==> flow/design.v <==
module slave_apb ( 
                   output reg [ 8-1 : 0 ]   prdata, 			 
                   output reg                         pready, 			 
                   output reg                         pslverr,			 
		   input                	      penable,                   
                   input                	      pwrite, 			 
                   input 	         	      psel,  			 
                   input                              pclk,   			 
                   input                	      presetn, 			 
                   input      [ 8-1 : 0 ]   paddr,  			 
                   input      [ 8-1 : 0 ]   pwdata 			 
                   );
  parameter         IDLE    = 2'd0;              				 
  parameter         SETUP   = 2'd1;
  parameter         ENABLE  = 2'd2;
  reg   [ 2-1 : 0 ]   pre_state;   					 
  reg   [ 2-1 : 0 ]   nxt_state;
  reg   [ 8-1 : 0 ]    mem [ 0 : 200 ]; 		 
  reg   [ 8-1 : 0 ]    prdata_c;
  reg pready_c;
  reg pslverr_c;
  reg mem_we_c;
  always @ ( posedge pclk or negedge presetn )
  	begin 
    	     if ( ! presetn )
      			pre_state <= IDLE;
    	     else 
      			pre_state <= nxt_state;
  	end 
  always @ ( * ) 
  	begin
    		prdata_c   = 8'd0;
    		pslverr_c  = 1'b0;
    		pready_c   = 1'b0;
    		mem_we_c   = 1'b0;
    	 	nxt_state  = IDLE;     
		case ( pre_state )
			IDLE   : begin  
          				if ( psel == 1 ) 
            					nxt_state = SETUP;
	        			else
          				     begin
            					nxt_state = IDLE;
  	        				prdata_c = 8'd0;
          				     end
        			end  
      		      SETUP  : begin  
          				nxt_state  = ENABLE;
        			end  
		     ENABLE : begin  
				    pready_c = psel;
						if ( psel == 1 )   
              						nxt_state    = SETUP;
            					else
              						nxt_state    = IDLE; 
		      		    if(paddr <= 200)
          				begin
            					pslverr_c      = 1'b0;
	         				 if(!pwrite)      
              						prdata_c     = mem [ paddr ];
            					else 
	            					mem_we_c     = psel;
          			        end  
				else
				        pslverr_c     = psel;
        		     end  
                  default : nxt_state = IDLE;
    endcase
  end  
  always @ ( posedge pclk )
  	if ( mem_we_c )
  		mem [ paddr ] <= pwdata;
  always @ ( posedge pclk or negedge presetn)
 	 begin
    		if ( ! presetn)
    			begin
      				prdata    <= 8'b0;
      				pready    <= 1'b0;
      				pslverr   <= 1'b0;
    			end  
    	     else
    		begin
      			pready  <= pready_c;
      		   if ( ( pre_state == ENABLE ) )
      			begin
        			prdata  <= prdata_c;
        			pslverr <= pslverr_c;
      			end
    		end
  	end
endmodule
# [Tool chain data of slave_apb]
# The steps from the RTL of slave_apb to its reports follow in flow order.
# Lines are those of the file above, counted from 1.
# Cell names lack the library's common part.
# The mark -- stands for no value.
[design] top_module="slave_apb" clock_port="pclk" lib="sky130hd" pvt_corner="tt_025C_1v80"

# [Elaborated design]
# Yosys after proc, flatten, opt, wreduce and memory -nomap, before mapping. Enables and synchronous resets that opt folds into registers are not counted as muxes. Memory bits, and registers merged into a memory's read port (data or address), are not among the register bits. Print and check cells are not counted. Equal cells are merged and count once.
# Memory sizes are those after Yosys's memory passes, which may raise the word count (mostly to a power of two), join words into wider ones and drop unused or constant bits.
[bits] elab_cells=22 mem_count=1 ff_bits=12 mem_bits_rw=1608
[mem_list] name="mem" words=201 word_bits=8 rd=1 write_ports=1 line_no=18 source="reg [ 8-1 : 0 ] mem [ 0 : 200 ];"
[op_classes] compare=1 equal=2 muxes=12 reduce_logical=2
[op_table] operator="two-way mux 8 bit" count=4
[op_table] operator="<= comparator 8 bit (second input constant)" count=1
[op_table] operator="two-way mux 1 bit" count=7
[op_table] operator="parallel mux 2 bit (select 2 bit)" count=1
[op_table] operator="equality test 2 x 1 -> 1 bit (second input constant)" count=1
[op_table] operator="equality test 2 bit (second input constant)" count=1
[op_table] operator="logical NOT 2 bit" count=1
[op_table] operator="OR reduction 2 bit" count=1

# [Longest topological paths]
# Yosys ltp: most cells in a row. Word level: on the elaborated netlist, between registers, memories and ports. Mapped: between sequential cells and ports; inverters and the memories' decode and read muxes count.
[depth] word_depth=4 abc_area=0 mapped_depth=12

# [After synthesis]
# Yosys stat after the flow's synthesis: flattened, memories mapped to cells. It holds for the ABC_AREA given above (unset counts as 0); a run with the other value may have another netlist.
# The area totals of this step are shown rounded.
[synth_totals] seqArea_um2=48600 n_buf=188 flip_flops=1621 mapped_cells=3110 area_um2=63500
[by_type] type="edfxtp_1" count=1608 area_total_um2=4.83E+04
[by_type] type="mux4_2" count=324 area_total_um2=7.3E+03
[by_type] type="mux2i_1" count=191 area_total_um2=1.91E+03
[by_type] type="nor2_1" count=217 area_total_um2=814.531
[by_type] type="nand2_1" count=141 area_total_um2=529.258
[by_type] type="a22oi_1" count=64 area_total_um2=480.461
[by_type] type="dfrtp_1" count=12 area_total_um2=300.288
[by_type] type="clkbuf_1" count=66 area_total_um2=247.738
[by_type] type="a211oi_1" count=32 area_total_um2=240.23
[by_type] type="buf_2" count=48 area_total_um2=240.23
[by_type] type="a21oi_1" count=46 area_total_um2=230.221
[by_type] type="nor2b_1" count=35 area_total_um2=218.96
[by_type] type="buf_6" count=19 area_total_um2=213.955
[by_type] type="nand3_1" count=41 area_total_um2=205.197
[by_type] type="o22ai_1" count=31 area_total_um2=193.936
[by_type] type="buf_8" count=11 area_total_um2=165.158
[by_type] type="buf_4" count=20 area_total_um2=150.144
[by_type] type="o2111ai_1" count=16 area_total_um2=140.134
# Other cell types: 41; their cells: 188.

# [Worst setup path after synthesis]
# Source: OpenSTA report_checks on the synthesized netlist (no wires, ideal clock, input and output delay 20% of the period each), path of least setup slack; recovery checks are left aside. Register names are those of the netlist, which keeps one name where synthesis merged equal registers.
[synth_path] path_kind="input -> register" from="input paddr[1]" to="memory mem[198][0]" clock_period_ns=10.0 slack_ns=5.806 setup_time_ns=0.371 t_arrival_ns=3.824 path_delay_ns=2.195 t_first_pin_ns=2.000 path_stages=9 path_buffers=6 required_ns=9.629 synth_period_reached_ns=4.194
# "path_delay_ns" = arrival - input delay + setup time.
# "path_stages": output pins that drive a net of the path, with the launching flip-flop's if there is one; two outputs of one cell count as two.
# "synth_period_reached_ns" = period - worst setup slack (recovery checks aside). The figure is calculated, with input and output delays left at 20% of the set period.
# Between the ends stands the longest chain of elaborated cells between them, by number of cells; it is not shown to be the way that was timed. Of several equally long chains one is given.
# A line is the first line of the expression or statement that the cell stems from. Yosys adds cells for indexed reads and writes and turns some case tables into memories.
# The path ends at the enable pin of a flip-flop; only ways to that pin are counted.
[synth_between] path_cell_list="buf_2 > buf_2 > buf_2 > buf_6 > buf_6 > nor2b_1 > nand2_1 > clkbuf_1 > nor2_1" elab_chain_len=4 cells_between=5 cone_lines=3 classes_between="1 x compare; 4 x mux"
[synth_lines] item="start: declaration" line_no=10 source="input [ 8-1 : 0 ] paddr,"
[synth_lines] item="<= comparator 8 bit" line_no=56 source="if(paddr <= 200)"
[synth_lines] item="two-way mux 1 bit" line_no=56
[synth_lines] item="two-way mux 1 bit" line_no=37 source="case ( pre_state )"
[synth_lines] item="two-way mux 8 bit" line_no=71 source="if ( mem_we_c )"
[synth_lines] item="end: declaration" line_no=18 source="reg [ 8-1 : 0 ] mem [ 0 : 200 ];"

# [Worst path after layout]
# Path of least setup slack in the final report of flow run 1 (OpenROAD, finished layout, wires in). Where an end is a register, its clock arrival counts in the times.
[layout_path] path_kind="input -> register" from="input paddr[3]" to="register prdata[4]" setup_time_ns=0.14 path_stages=9 t_arrival_ns=3.61 clock_period_ns=3.57 t_first_pin_ns=0.71 slack_ns=0.60 required_ns=4.21 path_buffers=4
# Between the ends stands the longest chain of elaborated cells between them, by number of cells; it is not shown to be the way that was timed. Of several equally long chains one is given.
# A memory read counts as a cell of the chain, while the word-level depth stops at memories.
[layout_between] path_cell_list="clkdlybuf4s15_2 > buf_6 > buf_2 > clkbuf_4 > mux4_2 > a22oi_1 > a31oi_2 > o22ai_1 > a21oi_1" elab_chain_len=3 cells_between=4 cone_lines=3 classes_between="1 x compare; 2 x mux; 1 x memory"
[layout_lines] item="start: declaration" line_no=10 source="input [ 8-1 : 0 ] paddr,"
[layout_lines] item="memory (201 x 8 bit)" line_no=18 source="reg [ 8-1 : 0 ] mem [ 0 : 200 ];"
[layout_lines] item="two-way mux 8 bit" line_no=59 source="if(!pwrite)"
[layout_lines] item="two-way mux 8 bit" line_no=56 source="if(paddr <= 200)"
[layout_lines] item="end: assignment" line_no=77 source="prdata <= 8'b0;"
[layout_lines] item="end: assignment" line_no=86 source="prdata <= prdata_c;"
[layout_lines] item="end: declaration" line_no=2 source="output reg [ 8-1 : 0 ] prdata,"

# Below are 6 stored runs of the flow (Yosys, OpenROAD; platform sky130hd) on slave_apb, each with its settings and what was measured, unordered. Constraints: input delay and output delay 20% of the set period each, output load 0.01 pF.
# "achieved_clock_period_ns" is the run's clock period less its worst setup slack. It is reckoned from that one timing run; input and output delays stay at 20% of the period that was set.
# "worst_setup_path_time_ns": the worst setup path's part of the clock period (all of it between registers, 20% less for each end at a port) less its slack. A launch clock that arrives late makes it longer, a capture clock that arrives late makes it shorter.
# "power.total_w" is the tool's figure for a default switching activity; nothing was simulated.
# Measured values are rounded.
run="flow run 1" settings CORE_ASPECT_RATIO=1.65 CORE_UTILIZATION=65 CTS_CLUSTER_DIAMETER=234 GPL_TIMING_DRIVEN=0 MAX_ROUTING_LAYER="met4" MIN_ROUTING_LAYER="met2" PLACE_DENSITY_LB_ADDON=0.06 SETUP_SLACK_MARGIN=0.78 period_ns=3.57 CAP_MARGIN=20 CORE_MARGIN=2 SLEW_MARGIN=20
run="flow run 1" results synthesis_area_um2=63500 design.die.area_um2=100000 stdcell_area_um2=73200 post_route_util_frac=0.754 worstSetupSlack_ns=0.597 tns_ns=0.000 power.total_w=0.0385 achieved_clock_period_ns=2.973 worst_setup_path_time_ns=2.26 timing.worst_path_kind="input -> register"
run="flow run 2" settings CORE_MARGIN=10 CORE_UTILIZATION=55 GPL_ROUTABILITY_DRIVEN=0 PLACE_DENSITY=0.46 SETUP_SLACK_MARGIN=0.53 period_ns=6.37 CAP_MARGIN=20 SLEW_MARGIN=20
run="flow run 2" results synthesis_area_um2=63500 design.die.area_um2=129000 stdcell_area_um2=70400 post_route_util_frac=0.615 worstSetupSlack_ns=2.14 tns_ns=0.000 power.total_w=0.0222 achieved_clock_period_ns=4.230 worst_setup_path_time_ns=2.96 timing.worst_path_kind="input -> register"
run="flow run 3" settings CORE_MARGIN=2 CORE_UTILIZATION=19 CTS_CLUSTER_DIAMETER=229 CTS_CLUSTER_SIZE=42 GPL_TIMING_DRIVEN=1 HOLD_SLACK_MARGIN=0.23 PLACE_DENSITY=0.86 SETUP_SLACK_MARGIN=1.67 TNS_END_PERCENT=60 period_ns=6.19 CAP_MARGIN=20 SLEW_MARGIN=20
run="flow run 3" results synthesis_area_um2=63500 design.die.area_um2=339000 stdcell_area_um2=69800 post_route_util_frac=0.21 worstSetupSlack_ns=1.86 tns_ns=0.000 power.total_w=0.0174 achieved_clock_period_ns=4.331 worst_setup_path_time_ns=3.09 timing.worst_path_kind="input -> register"
run="flow run 4" settings CAP_MARGIN=20 CELL_PAD_IN_SITES_DETAIL_PLACEMENT=2 CORE_MARGIN=8 CORE_UTILIZATION=37 CTS_CLUSTER_DIAMETER=213 HOLD_SLACK_MARGIN=-0.07 PLACE_DENSITY=0.52 SETUP_SLACK_MARGIN=0.38 SLEW_MARGIN=25 TNS_END_PERCENT=40 period_ns=3.39
run="flow run 4" results synthesis_area_um2=63500 design.die.area_um2=185000 stdcell_area_um2=75000 post_route_util_frac=0.438 worstSetupSlack_ns=0.391 tns_ns=0.000 power.total_w=0.0431 achieved_clock_period_ns=2.999 worst_setup_path_time_ns=2.32 timing.worst_path_kind="input -> register"
run="flow run 5" settings CAP_MARGIN=20 CELL_PAD_IN_SITES_DETAIL_PLACEMENT=2 CELL_PAD_IN_SITES_GLOBAL_PLACEMENT=2 CORE_MARGIN=8 CORE_UTILIZATION=21 CTS_CLUSTER_DIAMETER=76 GPL_ROUTABILITY_DRIVEN=0 GPL_TIMING_DRIVEN=1 HOLD_SLACK_MARGIN=-0.07 PLACE_DENSITY_LB_ADDON=0.12 SETUP_SLACK_MARGIN=0.38 SLEW_MARGIN=5 TNS_END_PERCENT=40 period_ns=4.3
run="flow run 5" results synthesis_area_um2=63500 design.die.area_um2=320000 stdcell_area_um2=77900 post_route_util_frac=0.258 worstSetupSlack_ns=1.20 tns_ns=0.000 power.total_w=0.0356 achieved_clock_period_ns=3.098 worst_setup_path_time_ns=3.10 timing.worst_path_kind="register -> register"
run="flow run 6" settings ABC_AREA=1 CELL_PAD_IN_SITES_DETAIL_PLACEMENT=0 CELL_PAD_IN_SITES_GLOBAL_PLACEMENT=0 CORE_UTILIZATION=23 CTS_CLUSTER_SIZE=34 GPL_TIMING_DRIVEN=0 HOLD_SLACK_MARGIN=0.16 MIN_ROUTING_LAYER="met1" PLACE_DENSITY_LB_ADDON=0.11 SETUP_SLACK_MARGIN=1.53 period_ns=5.52 CAP_MARGIN=20 CORE_MARGIN=2 SLEW_MARGIN=20
run="flow run 6" results synthesis_area_um2=67100 design.die.area_um2=296000 stdcell_area_um2=80300 post_route_util_frac=0.276 worstSetupSlack_ns=1.49 tns_ns=0.000 power.total_w=0.0274 achieved_clock_period_ns=4.026 worst_setup_path_time_ns=2.92 timing.worst_path_kind="input -> register"
